==> flow/design.v <==
`default_nettype none
module fifo_16_1024_ft
  (
   input wire        clk,
   input wire        srst,
   input wire [15:0] din,
   input wire        wr_en,
   input wire        rd_en,
   output wire [15:0] dout,
   output wire       full,
   output reg        overflow,
   output wire       empty,
   output wire       valid,
   output reg        underflow,
   output wire       wr_rst_busy,
   output wire       rd_rst_busy
   );
    localparam DEPTH_LOG2 = 4;
    reg [15:0] mem [0:(1<<DEPTH_LOG2)-1];
    reg [DEPTH_LOG2:0] wp;
    reg [DEPTH_LOG2:0] rp;
    assign empty = (wp == rp);
    assign full = (wp[DEPTH_LOG2] != rp[DEPTH_LOG2]) &&
                  (wp[DEPTH_LOG2-1:0] == rp[DEPTH_LOG2-1:0]);
    assign valid = ~empty;
    assign dout = mem[rp[DEPTH_LOG2-1:0]];
    assign wr_rst_busy = 1'b0;
    assign rd_rst_busy = 1'b0;
    always @(posedge clk) begin
	if(wr_en == 1'b1 && full == 1'b0) begin
	    mem[wp[DEPTH_LOG2-1:0]] <= din;
	end
    end
    always @(posedge clk) begin
	if(srst == 1'b1) begin
	    wp <= 0;
	    rp <= 0;
	    overflow <= 1'b0;
	    underflow <= 1'b0;
	end else begin
	    if(wr_en == 1'b1 && full == 1'b0) begin
		wp <= wp + 1'b1;
	    end
	    if(rd_en == 1'b1 && empty == 1'b0) begin
		rp <= rp + 1'b1;
	    end
	    overflow <= wr_en & full;
	    underflow <= rd_en & empty;
	end
    end
endmodule  
`default_nettype wire
`default_nettype none
module ether_rx#(parameter APP_KEY=16'h6000)
(
input wire clk,
input wire reset,
input wire [511:0] recv_data,
input wire recv_valid,
input wire recv_sop,
input wire recv_eop,
input wire [7:0] recv_mty,
output reg [111:0] ether_header_data,
output reg ether_header_valid,
output reg [511:0] ether_data_data,
output reg ether_data_valid,
output reg ether_data_sop,
output reg ether_data_eop,
output reg [7:0] ether_data_mty
);
    enum {IDLE, RECV_ALL, LAST_ONE} state;
    reg [399:0] recv_buf;
    reg [7:0] recv_mty_reg;
    reg ether_data_sop_reg;
    always @(posedge clk) begin
	if(reset == 1'b1) begin
	    state <= IDLE;
	    ether_header_data <= 112'd0;
	    ether_header_valid <= 1'b0;
	    ether_data_data <= 512'd0;
	    ether_data_valid <= 1'b0;
	    ether_data_sop <= 1'b0;
	    ether_data_eop <= 1'b0;
	    ether_data_mty <= 8'd0;
	    recv_buf <= 400'd0;
	    recv_mty_reg <= 8'd0;
	    ether_data_sop_reg <= 1'b0;
	end else begin
	case(state)
	    IDLE: begin
		if(recv_sop == 1'b1 && recv_valid == 1'b1 && recv_data[415:400] == APP_KEY) begin
		    ether_header_data <= recv_data[511:400];
		    ether_header_valid <= 1'b1;
		    if(recv_eop == 1'b1) begin
			ether_data_data <= {recv_data[399:0], 112'd0};
			ether_data_eop <= 1'b1;
			ether_data_sop <= 1'b1;
			ether_data_valid <= 1'b1;
			ether_data_mty <= recv_mty + 14;
			state <= IDLE;
		    end else begin
			ether_data_valid <= 1'b0;
			ether_data_sop_reg <= 1'b1;
			recv_buf <= recv_data[399:0];
			state <= RECV_ALL;
		    end
		end else begin
		    ether_header_data <= 112'd0;
		    ether_header_valid <= 1'b0;
		    ether_data_data <= 512'd0;
		    ether_data_valid <= 1'b0;
		    ether_data_sop <= 1'b0;
		    ether_data_eop <= 1'b0;
		    ether_data_mty <= 8'd0;
		    recv_buf <= 400'd0;
		    recv_mty_reg <= 8'd0;
		    ether_data_sop_reg <= 1'b0;
		end
	    end
	    RECV_ALL: begin
		if(recv_valid == 1'b1) begin
		    ether_data_data <= {recv_buf[399:0], recv_data[511:400]};
		    ether_data_valid <= 1'b1;
		    ether_data_sop <= ether_data_sop_reg;
		    ether_data_sop_reg <= 1'b0;
		    recv_buf <= recv_data[399:0];
		    if(recv_eop == 1'b1) begin
			if(recv_mty >= 50) begin
			    ether_data_mty <= recv_mty - 50;
			    ether_data_eop <= 1'b1;
			    state <= IDLE;
			end else begin
			    ether_data_eop <= 1'b0;
			    recv_mty_reg <= recv_mty + 14;
			    state <= LAST_ONE;
			end
		    end
		end else begin
		    ether_data_valid <= 1'b0;
		end
	    end
	    LAST_ONE: begin
		ether_data_data <= {recv_buf, 112'h0};
		ether_data_valid <= 1'b1;
		ether_data_eop <= 1'b1;
		ether_data_sop <= 1'b0;
		ether_data_mty <= recv_mty_reg;
		state <= IDLE;
	    end
	    default: begin
		state <= IDLE;
	    end
	endcase
	end
    end
endmodule  
`default_nettype wire
`default_nettype none
module ether_tx
(
input wire clk,
input wire reset,
input wire [111:0] ether_header_data,
input wire ether_header_valid,
input wire [511:0] ether_data_data,
input wire ether_data_valid,
input wire ether_data_sop,
input wire ether_data_eop,
input wire [7:0] ether_data_mty,
output reg [511:0] send_data,
output reg send_valid,
output reg send_sop,
output reg send_eop,
output reg [7:0] send_mty
);
    enum {IDLE, RECV_ALL, LAST_ONE} state;
    reg [399:0] send_buf;
    reg [7:0] send_mty_reg;
    always @(posedge clk) begin
	if(reset == 1'b1) begin
	    state <= IDLE;
	    send_data <= 512'd0;
	    send_valid <= 1'b0;
	    send_sop <= 1'b0;
	    send_eop <= 1'b0;
	    send_mty <= 8'd0;
	    send_buf <= 112'd0;
	    send_mty_reg <= 8'd0;
	end else begin
	case(state)
	    IDLE: begin
		if(ether_header_valid == 1'b1 && ether_data_sop == 1'b1 && ether_data_valid == 1'b1) begin
		    send_data <= {ether_header_data, ether_data_data[511:112]};
		    send_valid <= 1'b1;
		    send_sop <= 1'b1;
		    send_buf <= ether_data_data[111:0];
		    if(ether_data_eop == 1'b1) begin
			if(ether_data_mty >= 14) begin
			    send_mty <= ether_data_mty - 14;
			    send_eop <= 1'b1;
			    state <= IDLE;
			end else begin
			    send_mty_reg <= ether_data_mty + 50;
			    send_eop <= 1'b0;
			    state <= LAST_ONE;
			end
		    end else begin
			send_eop <= 1'b0;
			state <= RECV_ALL;
		    end
		end else begin
		    send_data <= 512'd0;
		    send_valid <= 1'b0;
		    send_sop <= 1'b0;
		    send_eop <= 1'b0;
		    send_mty <= 8'd0;
		    send_buf <= 112'd0;
		    send_mty_reg <= 8'd0;
		end
	    end
	    RECV_ALL: begin
		if(ether_data_valid == 1'b1) begin
		    send_data <= {send_buf, ether_data_data[511:112]};
		    send_valid <= 1'b1;
		    send_sop <= 1'b0;
		    send_buf <= ether_data_data[111:0];
		    if(ether_data_eop == 1'b1) begin
			if(ether_data_mty >= 14) begin
			    send_mty <= ether_data_mty - 14;
			    send_eop <= 1'b1;
			    state <= IDLE;
			end else begin
			    send_mty_reg <= ether_data_mty + 50;
			    send_eop <= 1'b0;
			    state <= LAST_ONE;
			end
		    end
		end else begin
		    send_valid <= 1'b0;
		end
	    end
	    LAST_ONE: begin
		send_data <= {send_buf, 400'd0};
		send_valid <= 1'b1;
		send_eop <= 1'b1;
		send_sop <= 1'b0;
		send_mty <= send_mty_reg;
		state <= IDLE;
	    end
	    default: begin
		state <= IDLE;
	    end
	endcase
	end
    end
endmodule  
`default_nettype wire
`default_nettype none
module cmac_usplus_emitter
  (
   input wire clk,
   input wire reset,
   input wire [511:0] din_data,
   input wire din_valid,
   input wire din_sop,
   input wire din_eop,
   input wire [7:0] din_mty,
   output reg [511:0] dout_data,
   output reg dout_valid,
   output wire dout_kick,
   output wire [13:0] dout_bytes,
   input wire cmac_busy,
   input wire cmac_done,
   input wire cmac_tx_rdy
   );
    reg[7:0] data_ready_state;
    reg dout_ready;
    reg [15:0] dout_count;
    always @(posedge clk) begin
	if(reset == 1'b1) begin
	    dout_valid <= 1'b0;
	    dout_ready <= 1'b0;
	    dout_count <= 16'd0;
	    data_ready_state <= 8'd0;
	end else begin
	    dout_data <= din_data;
	    dout_valid <= din_valid;
	    if(data_ready_state == 0) begin
		if(din_valid == 1 && din_sop == 1) begin
		    if(din_eop == 1) begin
			dout_ready <= 1;
			dout_count <= 64 - din_mty;
		    end else begin
			dout_ready <= 0;
			dout_count <= 64;
			data_ready_state <= data_ready_state + 1;
		    end
		end else begin
		    dout_ready <= 0;
		end
	    end else if(data_ready_state == 1) begin
		if(din_valid == 1) begin
		    if(din_eop == 1) begin
			dout_ready <= 1;
			dout_count <= dout_count + (64 - din_mty);
			data_ready_state <= 0;
		    end else begin
			dout_ready <= 0;
			dout_count <= dout_count + 64;
		    end
		end else begin
		    dout_ready <= 0;
		end
	    end else begin
		dout_ready <= 0;
	    end
	end
    end
    reg fifo_rd;
    wire [15:0] fifo_q;
    wire fifo_full, fifo_empty;
    wire fifo_valid;
    wire fifo_overflow, fifo_underflow;
    wire fifo_wr_rst_busy, fifo_rd_rst_busy;
    fifo_16_1024_ft fifo_i(.clk(clk),
			   .srst(reset),
			   .din(dout_count),
			   .wr_en(dout_ready),
			   .rd_en(fifo_rd),
			   .dout(fifo_q),
			   .full(fifo_full),
			   .overflow(fifo_overflow),
			   .empty(fifo_empty),
			   .valid(fifo_valid),
			   .underflow(fifo_underflow),
			   .wr_rst_busy(fifo_wr_rst_busy),
			   .rd_rst_busy(fifo_rd_rst_busy));
    reg [7:0] kick_state;
    reg kick_reg;
    reg [13:0] bytes_reg;
    assign dout_kick = kick_reg;
    assign dout_bytes = bytes_reg;
    always @(posedge clk) begin
	if(reset == 1'b1) begin
	    kick_reg <= 1'b0;
	    bytes_reg <= 14'd0;
	    kick_state <= 8'd0;
	    fifo_rd <= 1'b0;
	end else begin
	    case(kick_state)
		0 : begin
		    if(fifo_valid && cmac_tx_rdy) begin
			kick_reg <= 1'b1;
			kick_state <= kick_state + 1;
			bytes_reg <= fifo_q[13:0];
			fifo_rd <= 1'b1;
		    end else begin
			kick_reg <= 1'b0;
			fifo_rd <= 1'b0;
		    end
		end
		1 : begin
		    fifo_rd <= 1'b0;
		    if(cmac_busy == 1'b1) begin  
			kick_reg <= 1'b0;
			kick_state <= kick_state + 1;
		    end
		end
		2 : begin
		    if(cmac_done == 1'b1) begin  
			kick_state <= 0;
		    end
		end
		default: begin
		    kick_state <= 0;
		    kick_reg <= 1'b0;
		    fifo_rd <= 1'b0;
		end
	    endcase  
	end
    end
endmodule  
`default_nettype wire
`default_nettype none
module ether_echo
  (
   input wire         clk,
   input wire         reset,
   input wire [127:0] rx_dataout0,
   input wire [127:0] rx_dataout1,
   input wire [127:0] rx_dataout2,
   input wire [127:0] rx_dataout3,
   input wire         rx_enaout0,
   input wire         rx_sopout0,
   input wire         rx_eopout0,
   input wire         rx_eopout1,
   input wire         rx_eopout2,
   input wire         rx_eopout3,
   input wire [3:0]   rx_mtyout0,
   input wire [3:0]   rx_mtyout1,
   input wire [3:0]   rx_mtyout2,
   input wire [3:0]   rx_mtyout3,
   output wire [511:0] send_data,
   output wire         send_valid,
   output wire         send_sop,
   output wire         send_eop,
   output wire [7:0]   send_mty,
   output wire         tx_kick,
   output wire [13:0]  tx_bytes,
   input wire          cmac_busy,
   input wire          cmac_done,
   input wire          cmac_tx_rdy
   );
    wire [7:0] recv_mty = rx_eopout3 == 1'b1 ? rx_mtyout3
	       : rx_eopout2 == 1'b1 ? rx_mtyout2 + 8'd16
	       : rx_eopout1 == 1'b1 ? rx_mtyout1 + 8'd32
	       : rx_eopout0 == 1'b1 ? rx_mtyout0 + 8'd48
               : 8'd0;
    wire [111:0] ether_header_data;
    wire         ether_header_valid;
    wire [511:0] ether_data_data;
    wire         ether_data_valid;
    wire         ether_data_sop;
    wire         ether_data_eop;
    wire [7:0]   ether_data_mty;
    ether_rx#(.APP_KEY(16'h3434)) ether_rx_i
      (
       .clk(clk),
       .reset(reset),
       .recv_data({rx_dataout0, rx_dataout1, rx_dataout2, rx_dataout3}),
       .recv_valid(rx_enaout0),
       .recv_sop(rx_sopout0),
       .recv_eop(rx_eopout0 || rx_eopout1 || rx_eopout2 || rx_eopout3),
       .recv_mty(recv_mty),
       .ether_header_data(ether_header_data),
       .ether_header_valid(ether_header_valid),
       .ether_data_data(ether_data_data),
       .ether_data_valid(ether_data_valid),
       .ether_data_sop(ether_data_sop),
       .ether_data_eop(ether_data_eop),
       .ether_data_mty(ether_data_mty)
       );
    ether_tx ether_tx_i
      (
       .clk(clk),
       .reset(reset),
       .ether_header_data({ether_header_data[63:16], ether_header_data[111:64], ether_header_data[15:0]}),  
       .ether_header_valid(ether_header_valid),
       .ether_data_data(ether_data_data),
       .ether_data_valid(ether_data_valid),
       .ether_data_sop(ether_data_sop),
       .ether_data_eop(ether_data_eop),
       .ether_data_mty(ether_data_mty),
       .send_data(send_data),
       .send_valid(send_valid),
       .send_sop(send_sop),
       .send_eop(send_eop),
       .send_mty(send_mty)
       );
    cmac_usplus_emitter cmac_usplus_emitter_i
      (
       .clk(clk),
       .reset(reset),
       .din_data(send_data),
       .din_valid(send_valid),
       .din_sop(send_sop),
       .din_eop(send_eop),
       .din_mty(send_mty),
       .dout_data(),
       .dout_valid(),
       .dout_kick(tx_kick),
       .dout_bytes(tx_bytes),
       .cmac_busy(cmac_busy),
       .cmac_done(cmac_done),
       .cmac_tx_rdy(cmac_tx_rdy)
       );
endmodule  
`default_nettype wire
# From RTL to reports: ether_echo
# Each step is given for the RTL above and for the edited RTL.
# Lines under "orig" count in the file above, lines under "edited" in the edited file.
# "change" is "edited" less "orig", of the values as shown; "change_rel_pct" is that difference over "orig", in percent.
# Operators carry their Yosys type and port widths (W data, S select, Z words).
# Library cell names are shortened.
# Not given: -
# design
top_module	ether_echo
clock	clk
library	sky130hd
corner	tt_025C_1v80

# The edit
# Unified diff, file above to edited file.
# The edited RTL no longer does the same as the RTL above: the edit was made by script, with no optimisation intended.
# begin of diff
@@ -303,5 +303,5 @@
 		    if(din_eop == 1) begin
 			dout_ready <= 1;
-			dout_count <= dout_count + (64 - din_mty);
+			dout_count <= dout_count * (64 - din_mty);
 			data_ready_state <= 0;
 		    end else begin
# end of diff

# Word level
# Source: Yosys, flattened and elaborated, memories not mapped. Widths are those after wreduce. Registers that Yosys merges into a memory's read port (data or address) are not register bits. Print and check cells do not count. Equal cells are merged and count once.
# Memory sizes are those after Yosys's memory passes, which may raise the word count (mostly to a power of two), join words into wider ones and drop unused or constant bits.
# classes
element	orig	edited	change	change_rel_pct
n_addsub	14	13	-1	-7.14
multipliers	0	1	1	-
compare	2	2	0	0.00
n_eq	27	27	0	0.00
mux	108	108	0	0.00
bitwise	3	3	0	0.00
reduce_and_logical	38	38	0	0.00
# op_table
operator	orig	edited	change	change_rel_pct
$add A16 B16 Y16	1	0	-1	-100.00
$mul A16 B32 Y16	0	1	1	-
$mux W1	30	30	0	0.00
$mux W8	26	26	0	0.00
$logic_and A1 B1 Y1	9	9	0	0.00
$ne A2 B2 Y1 const B	8	8	0	0.00
$mux W16	7	7	0	0.00
$mux W32	7	7	0	0.00
$pmux W1 S3	7	7	0	0.00
$reduce_and A3 Y1	7	7	0	0.00
$ne A2 B1 Y1 const B	6	6	0	0.00
$mux W512	5	5	0	0.00
$reduce_bool A2 Y1	5	5	0	0.00
$mux W7	4	4	0	0.00
$reduce_and A2 Y1	4	4	0	0.00
$logic_or A1 B1 Y1	3	3	0	0.00
$mux W112	3	3	0	0.00
$mux W400	3	3	0	0.00
$not A1 Y1	3	3	0	0.00
$pmux W8 S3	3	3	0	0.00
$reduce_and A5 Y1	3	3	0	0.00
$add A4 B6 Y7 const B	2	2	0	0.00
$add A5 B1 Y5 const B	2	2	0	0.00
$add A8 B1 Y8 const B	2	2	0	0.00
$eq A32 B1 Y1 const B	2	2	0	0.00
$eq A32 B2 Y1 const B	2	2	0	0.00
$eq A8 B1 Y1 const B	2	2	0	0.00
$logic_not A32 Y1	2	2	0	0.00
# The list need not be complete.
# word_totals
element	orig	edited	change	change_rel_pct
regBits	1797	1797	0	0.00
ram_bits	256	256	0	0.00
clocked_rd_ports_x_width	16	16	0	0.00
n_memories	1	1	0	0.00
in_bits	539	539	0	0.00
output_inout_bits	538	538	0	0.00
wordCells	220	220	0	0.00
# mem_list
element	orig	edited
mem_shapes	cmac_usplus_emitter_i.fifo_i.mem 16x16 r1 w1	cmac_usplus_emitter_i.fifo_i.mem 16x16 r1 w1

# Longest topological paths
# Depth = most cells in a row (Yosys ltp): at word level without a register or memory, in the mapped netlist without a sequential cell, where the memories' decode and read muxes count.
# depth
element	orig	edited	change	change_rel_pct
word_depth	10	10	0	0.00
ABC_AREA	0	0	-	-
mapped_depth	14	28	14	100.00
mapped_depth_nobuf	14	26	12	85.71

# After synthesis
# Source: synth_stat.txt of the flow (Yosys; design flattened, memories mapped). It holds for the ABC_AREA given above (unset counts as 0); a run with the other value may have another netlist.
# synth_totals
element	orig	edited	change	change_rel_pct
cells	8245	8536	291	3.53
mapped_area_um2	74589.0	76528.4	1939.4	2.60
seqArea_um2	41760.1	41760.1	0.0	0.00
ff_cells	1974	1974	0	0.00
n_buf	804	822	18	2.24
# by_type
type	orig	edited	change	change_rel_pct
nand2_1	1091	1248	157	14.39
buf_2	215	93	-122	-56.74
clkbuf_1	542	654	112	20.66
nand2b_1	116	16	-100	-86.21
inv_1	22	110	88	400.00
fa_1	1	56	55	5500.00
and2_1	18	63	45	250.00
ha_1	30	59	29	96.67
buf_1	44	70	26	59.09
a21oi_1	953	975	22	2.31
xnor2_1	19	38	19	100.00
o21ai_0	38	22	-16	-42.11
a22oi_1	240	227	-13	-5.42
nand3_1	1026	1036	10	0.97
a311oi_1	2	9	7	350.00
a221oi_1	408	402	-6	-1.47
and3_1	9	3	-6	-66.67
nand4_1	8	3	-5	-62.50
# The list need not be complete.
# The figures by module come from a second, unflattened synthesis with its own total; it is not the netlist above.
# unflattened
element	orig	edited	change	change_rel_pct
hier_cells	7400	7767	367	4.96
hier_area_um2	88055.7	91182.5	3126.8	3.55
# Each row is one instance without its submodules.
# by_module_orig
mod	n_inst	cells	area_um2	mod_seq_area_um2
ether_rx #(APP_KEY=13364)	1	3727	36920.4	20980.1
ether_tx	1	2240	22006.1	12932.4
cmac_usplus_emitter	1	882	18375.1	16375.7
fifo_16_1024_ft	1	527	10607.7	8007.7
ether_echo	1	24	146.4	0.0
# by_module_edited
mod	n_inst	cells	area_um2	mod_seq_area_um2
ether_rx #(APP_KEY=13364)	1	3727	36920.4	20980.1
ether_tx	1	2240	22006.1	12932.4
cmac_usplus_emitter	1	1249	21501.9	16375.7
fifo_16_1024_ft	1	527	10607.7	8007.7
ether_echo	1	24	146.4	0.0

# Worst setup path after synthesis
# OpenSTA on the mapped netlist: ideal clock, no wires. The path of least setup slack (recovery checks aside). Input and output delay are each 20% of the period. Register names are those of the netlist, which keeps one name where synthesis merged equal registers.
# synth_timing
element	orig	edited	change	change_rel_pct
kind	register to register	register to register	-	-
start	reg ether_tx_i.send_mty[0]	reg ether_tx_i.send_mty[0]	-	-
end	reg cmac_usplus_emitter_i.dout_count[13]	reg cmac_usplus_emitter_i.dout_count[13]	-	-
clock_period_ns	4.0	4.0	0.0	0.00
setup_time_ns	0.146	0.128	-0.018	-
t_first_pin_ns	0.000	0.000	0.000	-
arrival_time_ns	2.812	6.196	3.384	120.34
t_required_ns	3.854	3.872	0.018	0.47
slack_ns	1.042	-2.324	-3.366	-
delay_ns	2.958	6.324	3.366	113.79
path_stages	15	26	11	73.33
path_buffers	0	2	2	-
synth_period_reached_ns	2.958	6.324	3.366	113.79
# "delay_ns" is the arrival time less input delay plus setup time.
# "path_stages" counts driving pins, that of a launching flip-flop among them; a cell with two outputs on the path counts twice.
# "synth_period_reached_ns" is the clock period less the worst setup slack; recovery checks do not enter. This is arithmetic on one report: input and output delays are still those of the set period (20% each).
# The rows between start and end are the longest chain of elaborated cells between them; the timing report does not say that the signal goes this way. Where chains are equally long, one stands for them.
# Each line given opens the expression or statement behind the cell; cells for indexed reads and writes are added by Yosys, which also makes memories of some case tables.
# At most two assigning lines are given for a register; there are more.
# synth_via_orig
cell_sequence	dfxtp_1 -> inv_1 -> ha_1 -> nor3b_1 -> nand2_1 -> a21oi_1 -> inv_1 -> ha_1 -> nand2_1 -> o21ai_0 -> a22oi_1 -> and2_1 -> or3_1 -> nand4_1 -> a31oi_1
elab_chain_cells	6
cone_cells	8
cone_classes	add/sub (2); mux (6)
# synth_rtl_orig
element	line_no	text
from (decl)	174	output reg [7:0] send_mty
from (assign)	199	send_mty <= ether_data_mty - 14;
from (assign)	229	send_mty <= ether_data_mty - 14;
$sub A7 B8 Y9	305	dout_count <= dout_count + (64 - din_mty);
$add A16 B16 Y16	305
$mux W16	303	if(din_eop == 1) begin
$mux W16	302	if(din_valid == 1) begin
$mux W16	301	end else if(data_ready_state == 1) begin
$mux W16	288	if(data_ready_state == 0) begin
to (assign)	292	dout_count <= 64 - din_mty;
to (assign)	305
to (decl)	278	reg [15:0] dout_count;
# synth_via_edited
cell_sequence	dfxtp_1 -> clkbuf_1 -> inv_1 -> ha_1 -> nor3b_1 -> xnor2_1 -> clkbuf_1 -> nand2_1 -> fa_1 -> inv_1 -> fa_1 -> ha_1 -> inv_1 -> fa_1 -> fa_1 -> fa_1 -> inv_1 -> ha_1 -> or4_1 -> o21ai_0 -> a21oi_1 -> a21o_1 -> a21oi_1 -> xnor3_1 -> o21ai_0 -> o21ai_1
elab_chain_cells	6
cone_cells	8
cone_classes	add/sub (1); mul (1); mux (6)
# synth_rtl_edited
element	line_no	text
from (decl)	174	output reg [7:0] send_mty
from (assign)	199	send_mty <= ether_data_mty - 14;
from (assign)	229	send_mty <= ether_data_mty - 14;
$sub A7 B8 Y9	305	dout_count <= dout_count * (64 - din_mty);
$mul A16 B32 Y16	305
$mux W16	303	if(din_eop == 1) begin
$mux W16	302	if(din_valid == 1) begin
$mux W16	301	end else if(data_ready_state == 1) begin
$mux W16	288	if(data_ready_state == 0) begin
to (assign)	292	dout_count <= 64 - din_mty;
to (assign)	305
to (decl)	278	reg [15:0] dout_count;

# Timing after layout
# Path of least setup slack in the final report of the runs of set A (OpenROAD, finished layout, wires in). Where an end is a register, its clock arrival counts in the times.
# layout_timing
element	orig	edited	change	change_rel_pct
kind	register to register	register to register	-	-
start	reg ether_tx_i.send_mty[0]	reg ether_tx_i.send_mty[0]	-	-
end	reg cmac_usplus_emitter_i.dout_count[11]	reg cmac_usplus_emitter_i.dout_count[13]	-	-
clock_period_ns	3.64	3.64	0.00	0.00
setup_time_ns	0.12	0.12	0.00	-
t_first_pin_ns	0.85	0.85	0.00	0.00
arrival_time_ns	3.96	7.00	3.04	76.77
t_required_ns	4.35	4.37	0.02	0.46
slack_ns	0.39	-2.63	-3.02	-
path_stages	15	24	9	60.00
path_buffers	1	0	-1	-100.00
# The rows between start and end are the longest chain of elaborated cells between them; the timing report does not say that the signal goes this way. Where chains are equally long, one stands for them.
# At most two assigning lines are given for a register; there are more.
# layout_via_orig
cell_sequence	dfxtp_1 -> inv_1 -> ha_1 -> nor3b_1 -> nand2_1 -> a21oi_1 -> inv_1 -> ha_1 -> buf_4 -> a21oi_1 -> o21ai_0 -> a22oi_1 -> o21ai_0 -> a221oi_1 -> nor2_1
elab_chain_cells	6
cone_cells	8
cone_classes	add/sub (2); mux (6)
# layout_rtl_orig
element	line_no	text
from (decl)	174	output reg [7:0] send_mty
from (assign)	199	send_mty <= ether_data_mty - 14;
from (assign)	229	send_mty <= ether_data_mty - 14;
$sub A7 B8 Y9	305	dout_count <= dout_count + (64 - din_mty);
$add A16 B16 Y16	305
$mux W16	303	if(din_eop == 1) begin
$mux W16	302	if(din_valid == 1) begin
$mux W16	301	end else if(data_ready_state == 1) begin
$mux W16	288	if(data_ready_state == 0) begin
to (assign)	292	dout_count <= 64 - din_mty;
to (assign)	305
to (decl)	278	reg [15:0] dout_count;
# layout_via_edited
cell_sequence	dfxtp_4 -> or4_4 -> o31ai_4 -> xnor2_4 -> nand2_2 -> fa_1 -> fa_1 -> inv_2 -> fa_1 -> inv_2 -> fa_1 -> inv_1 -> fa_1 -> inv_1 -> fa_2 -> xnor2_2 -> xnor2_2 -> xnor2_1 -> xnor3_1 -> xnor2_1 -> xnor2_1 -> xnor3_1 -> o21ai_1 -> o21ai_1
elab_chain_cells	6
cone_cells	8
cone_classes	add/sub (1); mul (1); mux (6)
# layout_rtl_edited
element	line_no	text
from (decl)	174	output reg [7:0] send_mty
from (assign)	199	send_mty <= ether_data_mty - 14;
from (assign)	229	send_mty <= ether_data_mty - 14;
$sub A7 B8 Y9	305	dout_count <= dout_count * (64 - din_mty);
$mul A16 B32 Y16	305
$mux W16	303	if(din_eop == 1) begin
$mux W16	302	if(din_valid == 1) begin
$mux W16	301	end else if(data_ready_state == 1) begin
$mux W16	288	if(data_ready_state == 0) begin
to (assign)	292	dout_count <= 64 - din_mty;
to (assign)	305
to (decl)	278	reg [15:0] dout_count;

# Layout results
# Both versions went through the flow (Yosys, OpenROAD) with the same settings in each pair. Constraints: input delay and output delay 20% of the set period each, output load 0.01 pF.
# flow_settings_set_A
CORE_UTILIZATION	40
period_ns	3.64
CAP_MARGIN	20
CORE_MARGIN	2
SLEW_MARGIN	20
# measured_set_A
element	orig	edited	change	change_rel_pct
synthArea_um2	74589.0	76528.4	1939.4	2.60
dieArea_um2	189943.0	194834.0	4891.0	2.57
post_route_stdcell_area_um2	95396.5	99509.2	4112.7	4.31
finalUtil_pct	51.4	52.3	0.9	-
setup_ws_ns	0.386	-2.633	-3.019	-
tns_ns	0.000	-18.664	-18.664	-
ws_hold_ns	0.314	0.328	0.014	-
power.total_mw	45.542	46.085	0.543	1.19
timing.achieved_period_ns	3.254	6.273	3.019	92.78
# flow_settings_set_B
ABC_AREA	0
CAP_MARGIN	25
CORE_MARGIN	9
CORE_UTILIZATION	45
CTS_CLUSTER_DIAMETER	45
MAX_ROUTING_LAYER	met4
period_ns	3.21
SLEW_MARGIN	20
# measured_set_B
element	orig	edited	change	change_rel_pct
synthArea_um2	74589.0	76528.4	1939.4	2.60
dieArea_um2	180736.0	185231.0	4495.0	2.49
post_route_stdcell_area_um2	96716.5	100584.0	3867.5	4.00
finalUtil_pct	59.1	59.8	0.7	-
setup_ws_ns	0.215	-3.032	-3.247	-
tns_ns	0.000	-20.121	-20.121	-
ws_hold_ns	0.143	0.230	0.087	-
power.total_mw	53.086	55.281	2.195	4.13
timing.achieved_period_ns	2.995	6.242	3.247	108.41
# "timing.achieved_period_ns" = clock period - worst setup slack. The figure is calculated, with input and output delays left at 20% of the set period.
# "power.total_mw" rests on the timing tool's default activity at the inputs, not on a simulated workload.
